==> flow/design.v <==
`timescale 1ns / 1ps
module clockDivider(input clk, rst, output reg clk_out, output tick);
reg [31:0] count; 
parameter n = 20;
always @ (posedge(clk), posedge(rst)) begin 
if (rst == 1'b1)
count <= 32'b0;
else if (count == n-1)
count <= 32'b0;
else
count <= count + 1;
end
always @ (posedge(clk), posedge(rst)) begin
if (rst == 1'b1)
clk_out <= 1'b0;
else if (count == n-1)
  clk_out <= ~clk_out;
else
 clk_out <= clk_out;
end
assign tick = (count == n-1) & ~clk_out;
endmodule
`timescale 1ns / 1ps
module refreshCounter(
input clk,
input rst,
input en,
output reg[1:0] refreshcounter
    );
    always@(posedge clk, posedge rst)
    if (rst)
    refreshcounter <= 2'd0;
    else if (en)
    refreshcounter <= refreshcounter +1; 
endmodule
`timescale 1ns / 1ps
module anodeControl(
input [1:0] refreshcounter,
output reg [3:0] anode
    );
    always @(refreshcounter)
    begin 
    case(refreshcounter)
    2'b00:
      anode= 4'b1110;
    2'b01:
      anode= 4'b1101;
    2'b10:
      anode= 4'b1011;
    2'b11:
      anode= 4'b0111;
      endcase
      end
endmodule
`timescale 1ns / 1ps
module increment(
input clk,
input rst,
input en,
input button,
output reg [3:0]in 
    );
        reg push_f;
       reg push_sync;
       reg push_sync_f;
       wire push_edge;
       always@(posedge clk, posedge rst) begin
       if (rst) begin
           push_f <= 1'b0;
           push_sync <= 1'b0;
       end else if (en) begin
           push_f <= button;
           push_sync <= push_f;    
       end
       end
       always @(posedge clk, posedge rst) begin
       if (rst) begin
           push_sync_f <= 1'b0;
       end else if (en) begin
           push_sync_f <= push_sync;
           end
       end
       assign push_edge = push_sync & ~push_sync_f;
       always @(posedge clk, posedge rst)
       begin
       if(rst)begin
       in<=0;
       end
       else if (en && push_edge)
       begin
          if (in!=9)
          in<=in+1;
          else
          in<=0;
          end
      end
endmodule
module operations(
input clk,
input en,
input [4:0] operation,
input reset,
input [3:0] dig1, dig2, dig3, dig4,
output reg [13:0] result,
output reg  negative_sign,
output reg dot
    );
    reg [7:0] num1, num2;
    always @(posedge clk) begin
      if (en) begin
        if (reset == 1) begin
            num1 <= 0;
            num2 <= 0;
        end
        else begin
            num1 <= (dig1 * 10) + dig2;
            num2 <= (dig3 * 10) + dig4;
        end
      end
    end
    always @(posedge (clk))
     begin
      if (en) begin
        if (reset == 1) begin
            result <= 16'b0;
             negative_sign <= 0;
             dot<=0;
        end
        else if (operation[0] == 1) begin     
            result <= num1 + num2;
             negative_sign <= 0;
             dot<=1;
        end
        else if (operation[1] == 1) begin     
          if (num1==num2) begin
                      result <= 0;
                      negative_sign <= 0;
                      dot<=1;
                  end
            if (num1>num2) begin
                result <= num1 - num2;
                negative_sign <= 0;
                dot<=1;
            end
            if (num2>num1) begin
                result <= num2 - num1;
                negative_sign <=  1;
                dot<=1;
            end
        end
        else if (operation[2] == 1) begin     
            result <= num1 * num2;
             negative_sign <= 0;
             dot<=1;
        end
        else if (operation[3] == 1) begin     
            result <= (num2 == 0) ? 14'd0 : num1 / num2;
             negative_sign <= 0;
            dot<=1;
        end
         else if (operation[4] == 1) begin     
                   result<= (num1 *100) + num2;
                    negative_sign <= 0;
                   dot<=0;
               end
        else
        begin
        result<= (num1 *100) + num2;
        negative_sign <= 0;
        dot<=0;
        end
      end
   end
endmodule
`timescale 1ns / 1ps
module seperate_results(input clk,
input en,
input [13:0] result,
output reg [3:0] final1, final2, final3, final4
    );
    always @(posedge clk) begin
        if (en) begin
        final1<= (result)%10;
        final2<= (result/10)%10;
        final3<= (result/100)%10;
        final4<= (result/1000)%10;
        end
    end
endmodule
module seven_seg(
input clk,
input rst,
input en,
input [3:0] in,
input dot,
output reg [7:0] out
    );
    always @(posedge(clk)) begin
                  if (en) begin
                    case(in)
                        4'b0000:             
                        out[6:0] <= 7'b0000001;    
                        4'b0001:             
                         out[6:0] <= 7'b1001111;
                        4'b0010:             
                         out[6:0] <= 7'b0010010; 
                        4'b0011:             
                         out[6:0] <= 7'b0000110;
                        4'b0100:             
                         out[6:0] <= 7'b1001100;
                        4'b0101:             
                         out[6:0] <= 7'b0100100;
                        4'b0110:             
                         out[6:0] <= 7'b0100000;
                        4'b0111:             
                         out[6:0] <= 7'b0001111;
                        4'b1000:             
                         out[6:0] <= 7'b0000000;
                        4'b1001:             
                         out[6:0] <= 7'b0000100;
                        4'b1010: 
                         out[6:0] <= 7'b1111110;                        
                        default:
                         out[6:0] <= out[6:0];
                    endcase 
                    out[7] <= dot;
                  end
    end
endmodule
`timescale 1ns / 1ps
module BCDcontrol(
input [7:0] digit1,
input [7:0] digit2,
input [7:0] digit3,
input [7:0] digit4,
input [1:0] refreshcounter,
output reg [7:0] outDigit
    );
    always @(*)
        begin 
        case(refreshcounter)
        2'd0:
          outDigit= digit1;
        2'd1:
          outDigit= digit2;
        2'd2:
          outDigit= digit3;
        2'd3:
          outDigit= digit4;
          endcase
          end
endmodule
module topmodule( input clk,
input rst,
output [3:0] anode,
output [7:0] cathode,
input B1, B2, B3, B4,
input [4:0] operation);
wire refreshclock;
wire refreshtick;
wire [1:0] refreshcounter;
wire [3:0] digit1;
wire [3:0] digit2;
wire [3:0] digit3;
wire [3:0] digit4;
wire [7:0] digit1disp;
wire [7:0] digit2disp;
wire [7:0] digit3disp;
wire [7:0] digit4disp;
wire dot;
wire [3:0] final1, final2, final3, final4; 
wire [13:0] result;     
wire negative_sign;                
clockDivider refreshclockGenerator( .clk(clk),.clk_out(refreshclock),.tick(refreshtick),.rst(rst));
refreshCounter counter(.clk(clk),.rst(rst),.en(refreshtick),.refreshcounter(refreshcounter));
anodeControl anodeControl(.refreshcounter(refreshcounter),.anode(anode));
increment case1(.clk(clk), .en(refreshtick), .rst(rst),.button(B1),.in(digit1));
increment case2(.clk(clk), .en(refreshtick), .rst(rst),.button(B2),.in(digit2));
increment case3(.clk(clk), .en(refreshtick), .rst(rst),.button(B3),.in(digit3));
increment case4(.clk(clk), .en(refreshtick), .rst(rst),.button(B4),.in(digit4));
operations operate(.clk(clk), .en(refreshtick),.operation(operation), .reset(rst), .dig1(digit1), .dig2(digit2), .dig3(digit3),.dig4(digit4), .result(result), .negative_sign(negative_sign),.dot(dot));
seperate_results seperate(.clk(clk), .en(refreshtick), .result(result), .final1(final1), .final2(final2), .final3(final3), .final4(final4));
seven_seg display1(.clk(clk), .en(refreshtick),.in(final1),.dot(1'b1),.rst(rst),.out(digit1disp));
seven_seg display2(.clk(clk), .en(refreshtick),.in(final2),.dot(1'b1),.rst(rst),.out(digit2disp));
seven_seg display3(.clk(clk), .en(refreshtick),.in(final3),.dot(dot),.rst(rst),.out(digit3disp));
seven_seg display4(.clk(clk), .en(refreshtick),.in((negative_sign) ? 4'b1010 : final4),.dot(1'b1),.rst(rst),.out(digit4disp)); 
BCDcontrol control(.digit1(digit1disp), .digit2(digit2disp),.digit3(digit3disp), .digit4(digit4disp),.refreshcounter(refreshcounter),.outDigit(cathode));
endmodule
# Tool chain data of topmodule
# Each step is given for the RTL above and for the edited RTL.
# Lines under "orig" count in the file above, lines under "edited" in the edited file.
# "delta" is "edited" less "orig", of the values as shown.
# Operators carry their Yosys type and port widths (W data, S select, Z words).
design:
  top_module: "topmodule"
  clock: "clk"
  library: "sky130hd"
  corner: "tt_025C_1v80"

# The edit
# Unified diff, file above to edited file.
# This change comes from a script, not from a designer. The edited design behaves differently; no optimisation was intended.
# begin of diff
@@ -253,8 +253,12 @@
 module topmodule( input clk,
 input rst,
-output [3:0] anode,
+output [3:0] anode_pad,
 output [7:0] cathode,
 input B1, B2, B3, B4,
 input [4:0] operation);
+wire [3:0] anode;
+reg [3:0] anode_reg;
+always @(posedge clk) anode_reg <= anode;
+assign anode_pad = anode_reg;
 wire refreshclock;
 wire refreshtick;
# end of diff

# After elaboration
# Source: Yosys, flattened and elaborated, memories not mapped. Widths are those after wreduce. Registers that Yosys merges into a memory's read port (data or address) are not register bits. Print and check cells do not count. Equal cells are merged and count once.
classes:
  columns: ["item", "orig", "edited", "delta"]
  rows:
  - ["mul", 4, 4, 0]
  - ["equal", 50, 50, 0]
  - ["muxes", 30, 30, 0]
  - ["addsub", 12, 12, 0]
  - ["n_div", 8, 8, 0]
  - ["n_cmp", 2, 2, 0]
  - ["n_logic", 11, 11, 0]
  - ["n_reduce_logical", 20, 20, 0]
# Operator kinds equal on both sides are left out: 43.
bits:
  columns: ["item", "orig", "edited", "delta"]
  rows:
  - ["regBits", 140, 144, 4]
  - ["input_bits", 11, 11, 0]
  - ["wordCells", 170, 171, 1]

# Longest topological paths
# Depth = most cells in a row (Yosys ltp): at word level without a register or memory, in the mapped netlist without a sequential cell, where the memories' decode and read muxes count.
depth:
  columns: ["item", "orig", "edited", "delta"]
  rows:
  - ["depth_word", 6, 6, 0]
  - ["abc_area", "0", "0", null]
  - ["ltp_mapped", 143, 142, -1]
  - ["depth_no_buf", 137, 132, -5]

# Netlist
# The flow's flattened synthesis, as Yosys stat reports it; memories are mapped. The netlist is that of the ABC_AREA named above (0 if unset); the other value can give another one.
synth_totals:
  columns: ["item", "orig", "edited", "delta"]
  rows:
  - ["mapped_area_um2", 20385.8, 21241.6, 855.8]
  - ["flip_flops", 140, 144, 4]
  - ["stdcells", 2530, 2650, 120]
  - ["buffers", 120, 133, 13]
  - ["seqArea_um2", 3888.7, 3968.8, 80.1]
types:
  columns: ["cell", "orig", "edited", "delta"]
  rows:
  - ["sky130_fd_sc_hd__nor2_1", 239, 267, 28]
  - ["sky130_fd_sc_hd__clkbuf_1", 81, 103, 22]
  - ["sky130_fd_sc_hd__a21oi_1", 147, 164, 17]
  - ["sky130_fd_sc_hd__inv_1", 153, 141, -12]
  - ["sky130_fd_sc_hd__and3_1", 11, 23, 12]
  - ["sky130_fd_sc_hd__o21a_1", 74, 85, 11]
  - ["sky130_fd_sc_hd__o211ai_1", 20, 30, 10]
  - ["sky130_fd_sc_hd__o311ai_0", 1, 11, 10]
  - ["sky130_fd_sc_hd__buf_2", 18, 9, -9]
  - ["sky130_fd_sc_hd__a31oi_1", 32, 24, -8]
  - ["sky130_fd_sc_hd__nor4_1", 22, 14, -8]
  - ["sky130_fd_sc_hd__nand2_1", 190, 197, 7]
  - ["sky130_fd_sc_hd__a22oi_1", 8, 15, 7]
  - ["sky130_fd_sc_hd__o211a_1", 3, 10, 7]
  - ["sky130_fd_sc_hd__a21o_1", 42, 48, 6]
  - ["sky130_fd_sc_hd__nor2b_1", 36, 30, -6]
  - ["sky130_fd_sc_hd__buf_1", 15, 9, -6]
  - ["sky130_fd_sc_hd__nor3b_1", 8, 14, 6]
# Cell types equal on both sides are left out: 24.
# The list need not be complete.
# The figures by module come from a second, unflattened synthesis with its own total; it is not the netlist above.
hier_totals:
  columns: ["item", "orig", "edited", "delta"]
  rows:
  - ["cells_unflattened", 2640, 2644, 4]
  - ["hier_area_um2", 21539.4, 21619.5, 80.1]
# Each row is one instance without its submodules.
modules_orig:
  columns: ["module", "mod_area_um2", "n_inst", "mod_seq_area_um2", "cells"]
  rows:
  - ["operations", 10239.8, 1, 960.9, 1285]
  - ["seperate_results", 6548.8, 1, 480.5, 965]
  - ["seven_seg", 409.1, 4, 240.2, 31]
  - ["clockDivider", 1570.3, 1, 825.8, 133]
  - ["increment", 305.3, 4, 175.2, 27]
  - ["BCDcontrol", 196.4, 1, 0.0, 10]
  - ["refreshCounter", 75.1, 1, 50.0, 6]
  - ["topmodule", 28.8, 1, 0.0, 5]
  - ["anodeControl", 22.5, 1, 0.0, 4]
modules_edited:
  columns: ["module", "mod_area_um2", "n_inst", "mod_seq_area_um2", "cells"]
  rows:
  - ["operations", 10239.8, 1, 960.9, 1285]
  - ["seperate_results", 6548.8, 1, 480.5, 965]
  - ["seven_seg", 409.1, 4, 240.2, 31]
  - ["clockDivider", 1570.3, 1, 825.8, 133]
  - ["increment", 305.3, 4, 175.2, 27]
  - ["BCDcontrol", 196.4, 1, 0.0, 10]
  - ["topmodule", 108.9, 1, 80.1, 9]
  - ["refreshCounter", 75.1, 1, 50.0, 6]
  - ["anodeControl", 22.5, 1, 0.0, 4]

# Path before layout
# Path of least setup slack by OpenSTA after synthesis, without wires, with an ideal clock, recovery checks aside; 20% of the period is set as input and as output delay. Where synthesis merged equal registers, the netlist keeps one of their names.
synth_timing:
  columns: ["item", "orig", "edited", "delta"]
  rows:
  - ["path_kind", "reg2reg", "reg2reg", null]
  - ["startpoint", "register operate.num2[6]", "register operate.num1[1]", null]
  - ["endpoint", "register operate.result[0]", "register operate.result[0]", null]
  - ["path_delay_ns", 26.390, 26.257, -0.133]
  - ["arrival_time_ns", 26.121, 25.987, -0.134]
  - ["path_slack_ns", 5.611, 5.742, 0.131]
  - ["launch_ns", 0.000, 0.000, 0.000]
  - ["path_stages", 135, 135, 0]
  - ["t_required_ns", 31.731, 31.730, -0.001]
  - ["setup_ns", 0.269, 0.270, 0.001]
  - ["period_ns", 32.0, 32.0, 0.0]
  - ["period_less_setup_slack_ns", 26.389, 26.258, -0.131]
# "path_delay_ns" = arrival - input delay + setup time.
# "path_stages": output pins that drive a net of the path, with the launching flip-flop's if there is one; two outputs of one cell count as two.
# "period_less_setup_slack_ns" = period - worst setup slack (recovery checks aside). The figure is calculated, with input and output delays left at 20% of the set period.
# Between the ends stands the longest chain of elaborated cells between them, by number of cells; it is not shown to be the way that was timed. Of several equally long chains one is given.
# A line is the first line of the expression or statement that the cell stems from. Yosys adds cells for indexed reads and writes and turns some case tables into memories.
# At most two assigning lines are given for a register; there are more.
# orig: Ways into the end's enable are left out, as the timed path ends at the data pin.
synth_via_orig:
  cell_sequence: "sky130_fd_sc_hd__edfxtp_1 sky130_fd_sc_hd__clkbuf_1 sky130_fd_sc_hd__or4_1 sky130_fd_sc_hd__nor4_1 sky130_fd_sc_hd__nand3_1 sky130_fd_sc_hd__inv_1 sky130_fd_sc_hd__ha_1 sky130_fd_sc_hd__o21ai_0 sky130_fd_sc_hd__a2111oi_0 sky130_fd_sc_hd__a41oi_1 sky130_fd_sc_hd__inv_1 sky130_fd_sc_hd__ha_1 sky130_fd_sc_hd__o21a_1 sky130_fd_sc_hd__o21a_1 sky130_fd_sc_hd__o211ai_1 sky130_fd_sc_hd__mux2i_1 sky130_fd_sc_hd__ha_1 sky130_fd_sc_hd__o21a_1 [... 99 more ...] sky130_fd_sc_hd__inv_1 sky130_fd_sc_hd__nand3_1 sky130_fd_sc_hd__nor4_1 sky130_fd_sc_hd__clkbuf_1 sky130_fd_sc_hd__mux2_2 sky130_fd_sc_hd__ha_1 sky130_fd_sc_hd__a21boi_0 sky130_fd_sc_hd__o21ai_0 sky130_fd_sc_hd__nand2b_1 sky130_fd_sc_hd__a21oi_1 sky130_fd_sc_hd__nor2b_1 sky130_fd_sc_hd__o21ai_0 sky130_fd_sc_hd__nand2b_1 sky130_fd_sc_hd__a2111oi_0 sky130_fd_sc_hd__and4b_1 sky130_fd_sc_hd__o22ai_1 sky130_fd_sc_hd__mux2i_1 sky130_fd_sc_hd__o31ai_1"
  elab_chain_len: 6
synth_rtl_orig:
  columns: ["item", "line_no", "text"]
  rows:
  - ["from (decl)", 108, "reg [7:0] num1, num2;"]
  - ["from (assign)", 113, "num2 <= 0;"]
  - ["from (assign)", 117, "num2 <= (dig3 * 10) + dig4;"]
  - ["$div A8 B8 Y14", 157, "result <= (num2 == 0) ? 14'd0 : num1 / num2;"]
  - ["$mux W14", 157, null]
  - ["$mux W14", 156, "else if (operation[3] == 1) begin"]
  - ["$mux W14", 151, "else if (operation[2] == 1) begin"]
  - ["$mux W14", 134, "else if (operation[1] == 1) begin"]
  - ["$mux W14", 129, "else if (operation[0] == 1) begin"]
  - ["to (assign)", 130, "result <= num1 + num2;"]
  - ["to (assign)", 141, "result <= num1 - num2;"]
  - ["to (decl)", 104, "output reg [13:0] result,"]
# edited: Ways into the end's enable are left out, as the timed path ends at the data pin.
synth_via_edited:
  cell_sequence: "sky130_fd_sc_hd__edfxtp_1 sky130_fd_sc_hd__inv_1 sky130_fd_sc_hd__ha_1 sky130_fd_sc_hd__nand4_1 sky130_fd_sc_hd__nor4b_1 sky130_fd_sc_hd__and3_1 sky130_fd_sc_hd__ha_1 sky130_fd_sc_hd__o21a_1 sky130_fd_sc_hd__o211ai_1 sky130_fd_sc_hd__or2_2 sky130_fd_sc_hd__nand2_1 sky130_fd_sc_hd__ha_1 sky130_fd_sc_hd__o21a_1 sky130_fd_sc_hd__o21a_1 sky130_fd_sc_hd__o21ai_0 sky130_fd_sc_hd__mux2i_1 sky130_fd_sc_hd__ha_1 sky130_fd_sc_hd__o21a_1 [... 99 more ...] sky130_fd_sc_hd__clkbuf_1 sky130_fd_sc_hd__clkbuf_1 sky130_fd_sc_hd__nor2_1 sky130_fd_sc_hd__a21oi_1 sky130_fd_sc_hd__ha_1 sky130_fd_sc_hd__o21ai_0 sky130_fd_sc_hd__a21boi_0 sky130_fd_sc_hd__o21ai_0 sky130_fd_sc_hd__nand2b_1 sky130_fd_sc_hd__a21oi_1 sky130_fd_sc_hd__nor2b_1 sky130_fd_sc_hd__o21ai_0 sky130_fd_sc_hd__nand2b_1 sky130_fd_sc_hd__a2111oi_0 sky130_fd_sc_hd__a211oi_1 sky130_fd_sc_hd__a211oi_1 sky130_fd_sc_hd__a2111o_1 sky130_fd_sc_hd__a21oi_1"
  elab_chain_len: 6
synth_rtl_edited:
  columns: ["item", "line_no", "text"]
  rows:
  - ["from (decl)", 108, "reg [7:0] num1, num2;"]
  - ["from (assign)", 112, "num1 <= 0;"]
  - ["from (assign)", 116, "num1 <= (dig1 * 10) + dig2;"]
  - ["$div A8 B8 Y14", 157, "result <= (num2 == 0) ? 14'd0 : num1 / num2;"]
  - ["$mux W14", 157, null]
  - ["$mux W14", 156, "else if (operation[3] == 1) begin"]
  - ["$mux W14", 151, "else if (operation[2] == 1) begin"]
  - ["$mux W14", 134, "else if (operation[1] == 1) begin"]
  - ["$mux W14", 129, "else if (operation[0] == 1) begin"]
  - ["to (assign)", 130, "result <= num1 + num2;"]
  - ["to (assign)", 141, "result <= num1 - num2;"]
  - ["to (decl)", 104, "output reg [13:0] result,"]

# Worst path after layout
# Path of least setup slack in the final report of each run of pair A (OpenROAD, finished layout, wires in). Where an end is a register, its clock arrival counts in the times.
layout_timing:
  columns: ["item", "orig", "edited", "delta"]
  rows:
  - ["path_kind", "reg2reg", "reg2reg", null]
  - ["startpoint", "register operate.num1[5]", "register operate.num1[1]", null]
  - ["endpoint", "register operate.result[0]", "register operate.result[0]", null]
  - ["arrival_time_ns", 29.47, 29.57, 0.10]
  - ["t_required_ns", 32.16, 32.16, 0.00]
  - ["launch_ns", 0.42, 0.41, -0.01]
  - ["setup_ns", 0.26, 0.26, 0.00]
  - ["period_ns", 32.0, 32.0, 0.0]
  - ["path_slack_ns", 2.69, 2.59, -0.10]
  - ["path_stages", 136, 132, -4]
# Between the ends stands the longest chain of elaborated cells between them, by number of cells; it is not shown to be the way that was timed. Of several equally long chains one is given.
# At most two assigning lines are given for a register; there are more.
# orig: Ways into the end's enable are left out, as the timed path ends at the data pin.
layout_via_orig:
  cell_sequence: "sky130_fd_sc_hd__edfxtp_1 sky130_fd_sc_hd__inv_1 sky130_fd_sc_hd__ha_1 sky130_fd_sc_hd__nor3b_1 sky130_fd_sc_hd__nor4b_1 sky130_fd_sc_hd__nand2_1 sky130_fd_sc_hd__inv_1 sky130_fd_sc_hd__ha_1 sky130_fd_sc_hd__o21ai_0 sky130_fd_sc_hd__a211o_1 sky130_fd_sc_hd__a41oi_1 sky130_fd_sc_hd__inv_1 sky130_fd_sc_hd__ha_1 sky130_fd_sc_hd__o21a_1 sky130_fd_sc_hd__o21a_1 sky130_fd_sc_hd__o211ai_1 sky130_fd_sc_hd__mux2i_1 sky130_fd_sc_hd__ha_1 [... 100 more ...] sky130_fd_sc_hd__inv_1 sky130_fd_sc_hd__nand3_1 sky130_fd_sc_hd__nor4_2 sky130_fd_sc_hd__buf_4 sky130_fd_sc_hd__mux2_2 sky130_fd_sc_hd__ha_1 sky130_fd_sc_hd__a21boi_0 sky130_fd_sc_hd__o21ai_0 sky130_fd_sc_hd__nand2b_1 sky130_fd_sc_hd__a21oi_1 sky130_fd_sc_hd__nor2b_1 sky130_fd_sc_hd__o21ai_0 sky130_fd_sc_hd__nand2b_1 sky130_fd_sc_hd__a2111oi_0 sky130_fd_sc_hd__and4b_1 sky130_fd_sc_hd__o22ai_1 sky130_fd_sc_hd__mux2i_1 sky130_fd_sc_hd__o31ai_1"
  elab_chain_len: 6
layout_rtl_orig:
  columns: ["item", "line_no", "text"]
  rows:
  - ["from (decl)", 108, "reg [7:0] num1, num2;"]
  - ["from (assign)", 112, "num1 <= 0;"]
  - ["from (assign)", 116, "num1 <= (dig1 * 10) + dig2;"]
  - ["$div A8 B8 Y14", 157, "result <= (num2 == 0) ? 14'd0 : num1 / num2;"]
  - ["$mux W14", 157, null]
  - ["$mux W14", 156, "else if (operation[3] == 1) begin"]
  - ["$mux W14", 151, "else if (operation[2] == 1) begin"]
  - ["$mux W14", 134, "else if (operation[1] == 1) begin"]
  - ["$mux W14", 129, "else if (operation[0] == 1) begin"]
  - ["to (assign)", 130, "result <= num1 + num2;"]
  - ["to (assign)", 141, "result <= num1 - num2;"]
  - ["to (decl)", 104, "output reg [13:0] result,"]
# edited: Ways into the end's enable are left out, as the timed path ends at the data pin.
layout_via_edited:
  cell_sequence: "sky130_fd_sc_hd__edfxtp_1 sky130_fd_sc_hd__buf_4 sky130_fd_sc_hd__inv_1 sky130_fd_sc_hd__ha_1 sky130_fd_sc_hd__nand4_1 sky130_fd_sc_hd__nor4b_2 sky130_fd_sc_hd__and3_1 sky130_fd_sc_hd__ha_1 sky130_fd_sc_hd__o21a_1 sky130_fd_sc_hd__o211ai_1 sky130_fd_sc_hd__nand4_1 sky130_fd_sc_hd__nand2_1 sky130_fd_sc_hd__ha_1 sky130_fd_sc_hd__o21a_1 sky130_fd_sc_hd__o21a_1 sky130_fd_sc_hd__o21ai_0 sky130_fd_sc_hd__mux2i_1 sky130_fd_sc_hd__ha_1 [... 96 more ...] sky130_fd_sc_hd__a21o_1 sky130_fd_sc_hd__or4b_1 sky130_fd_sc_hd__nor2_1 sky130_fd_sc_hd__a21oi_1 sky130_fd_sc_hd__ha_1 sky130_fd_sc_hd__o21ai_0 sky130_fd_sc_hd__a21boi_0 sky130_fd_sc_hd__o21ai_0 sky130_fd_sc_hd__nand2b_1 sky130_fd_sc_hd__a21oi_1 sky130_fd_sc_hd__nor2b_1 sky130_fd_sc_hd__o21ai_0 sky130_fd_sc_hd__nand2b_1 sky130_fd_sc_hd__a2111oi_1 sky130_fd_sc_hd__a211oi_1 sky130_fd_sc_hd__a211oi_1 sky130_fd_sc_hd__a2111o_1 sky130_fd_sc_hd__a21oi_1"
  elab_chain_len: 6
layout_rtl_edited:
  columns: ["item", "line_no", "text"]
  rows:
  - ["from (decl)", 108, "reg [7:0] num1, num2;"]
  - ["from (assign)", 112, "num1 <= 0;"]
  - ["from (assign)", 116, "num1 <= (dig1 * 10) + dig2;"]
  - ["$div A8 B8 Y14", 157, "result <= (num2 == 0) ? 14'd0 : num1 / num2;"]
  - ["$mux W14", 157, null]
  - ["$mux W14", 156, "else if (operation[3] == 1) begin"]
  - ["$mux W14", 151, "else if (operation[2] == 1) begin"]
  - ["$mux W14", 134, "else if (operation[1] == 1) begin"]
  - ["$mux W14", 129, "else if (operation[0] == 1) begin"]
  - ["to (assign)", 130, "result <= num1 + num2;"]
  - ["to (assign)", 141, "result <= num1 - num2;"]
  - ["to (decl)", 104, "output reg [13:0] result,"]

# Measured runs
# Both versions went through the flow (Yosys, OpenROAD) with the same settings in each pair. Constraints: input delay and output delay 20% of the set period each, output load 0.01 pF.
settings_pair_A:
  CORE_UTILIZATION: 40
  period_ns: 32.0
  CAP_MARGIN: 20
  CORE_MARGIN: 2
  SLEW_MARGIN: 20
measured_pair_A:
  columns: ["item", "orig", "edited", "delta"]
  rows:
  - ["die_area_um2", 52787.4, 54964.5, 2177.1]
  - ["synth_area_um2", 20385.8, 21241.6, 855.8]
  - ["final_hold_ws_ns", 0.433, 0.432, -0.001]
  - ["post_route_stdcell_area_um2", 21737.1, 22626.7, 889.6]
  - ["period_reached_ns", 29.313, 29.406, 0.093]
  - ["fin_tns_ns", 0.000, 0.000, 0.000]
  - ["ws_setup_ns", 2.687, 2.594, -0.093]
  - ["final_util_pct", 43.2, 43.1, -0.1]
  - ["power.total_w", 0.0003895, 0.0004159, 0.0000264]
settings_pair_B:
  CELL_PAD_IN_SITES_DETAIL_PLACEMENT: 2
  CELL_PAD_IN_SITES_GLOBAL_PLACEMENT: 3
  CORE_ASPECT_RATIO: 0.67
  CORE_UTILIZATION: 18
  MAX_ROUTING_LAYER: "met5"
  MIN_ROUTING_LAYER: "met2"
  PLACE_DENSITY: 0.42
  SETUP_SLACK_MARGIN: 5.0
  SLEW_MARGIN: 30
  period_ns: 23.5
  CAP_MARGIN: 20
  CORE_MARGIN: 2
measured_pair_B:
  columns: ["item", "orig", "edited", "delta"]
  rows:
  - ["die_area_um2", 116017.0, 120827.0, 4810.0]
  - ["synth_area_um2", 20385.8, 21241.6, 855.8]
  - ["final_hold_ws_ns", 0.454, 0.473, 0.019]
  - ["post_route_stdcell_area_um2", 25848.5, 26832.0, 983.5]
  - ["period_reached_ns", 25.642, 25.667, 0.025]
  - ["fin_tns_ns", -2.625, -3.081, -0.456]
  - ["ws_setup_ns", -2.142, -2.167, -0.025]
  - ["final_util_pct", 22.9, 22.9, 0.0]
  - ["power.total_w", 0.000544, 0.0005671, 0.0000231]
# "period_reached_ns" means the clock period less the worst setup slack. The figure is calculated, with input and output delays left at 20% of the set period.
# "power.total_w": no workload was simulated; the value follows from the tool's default switching activity.
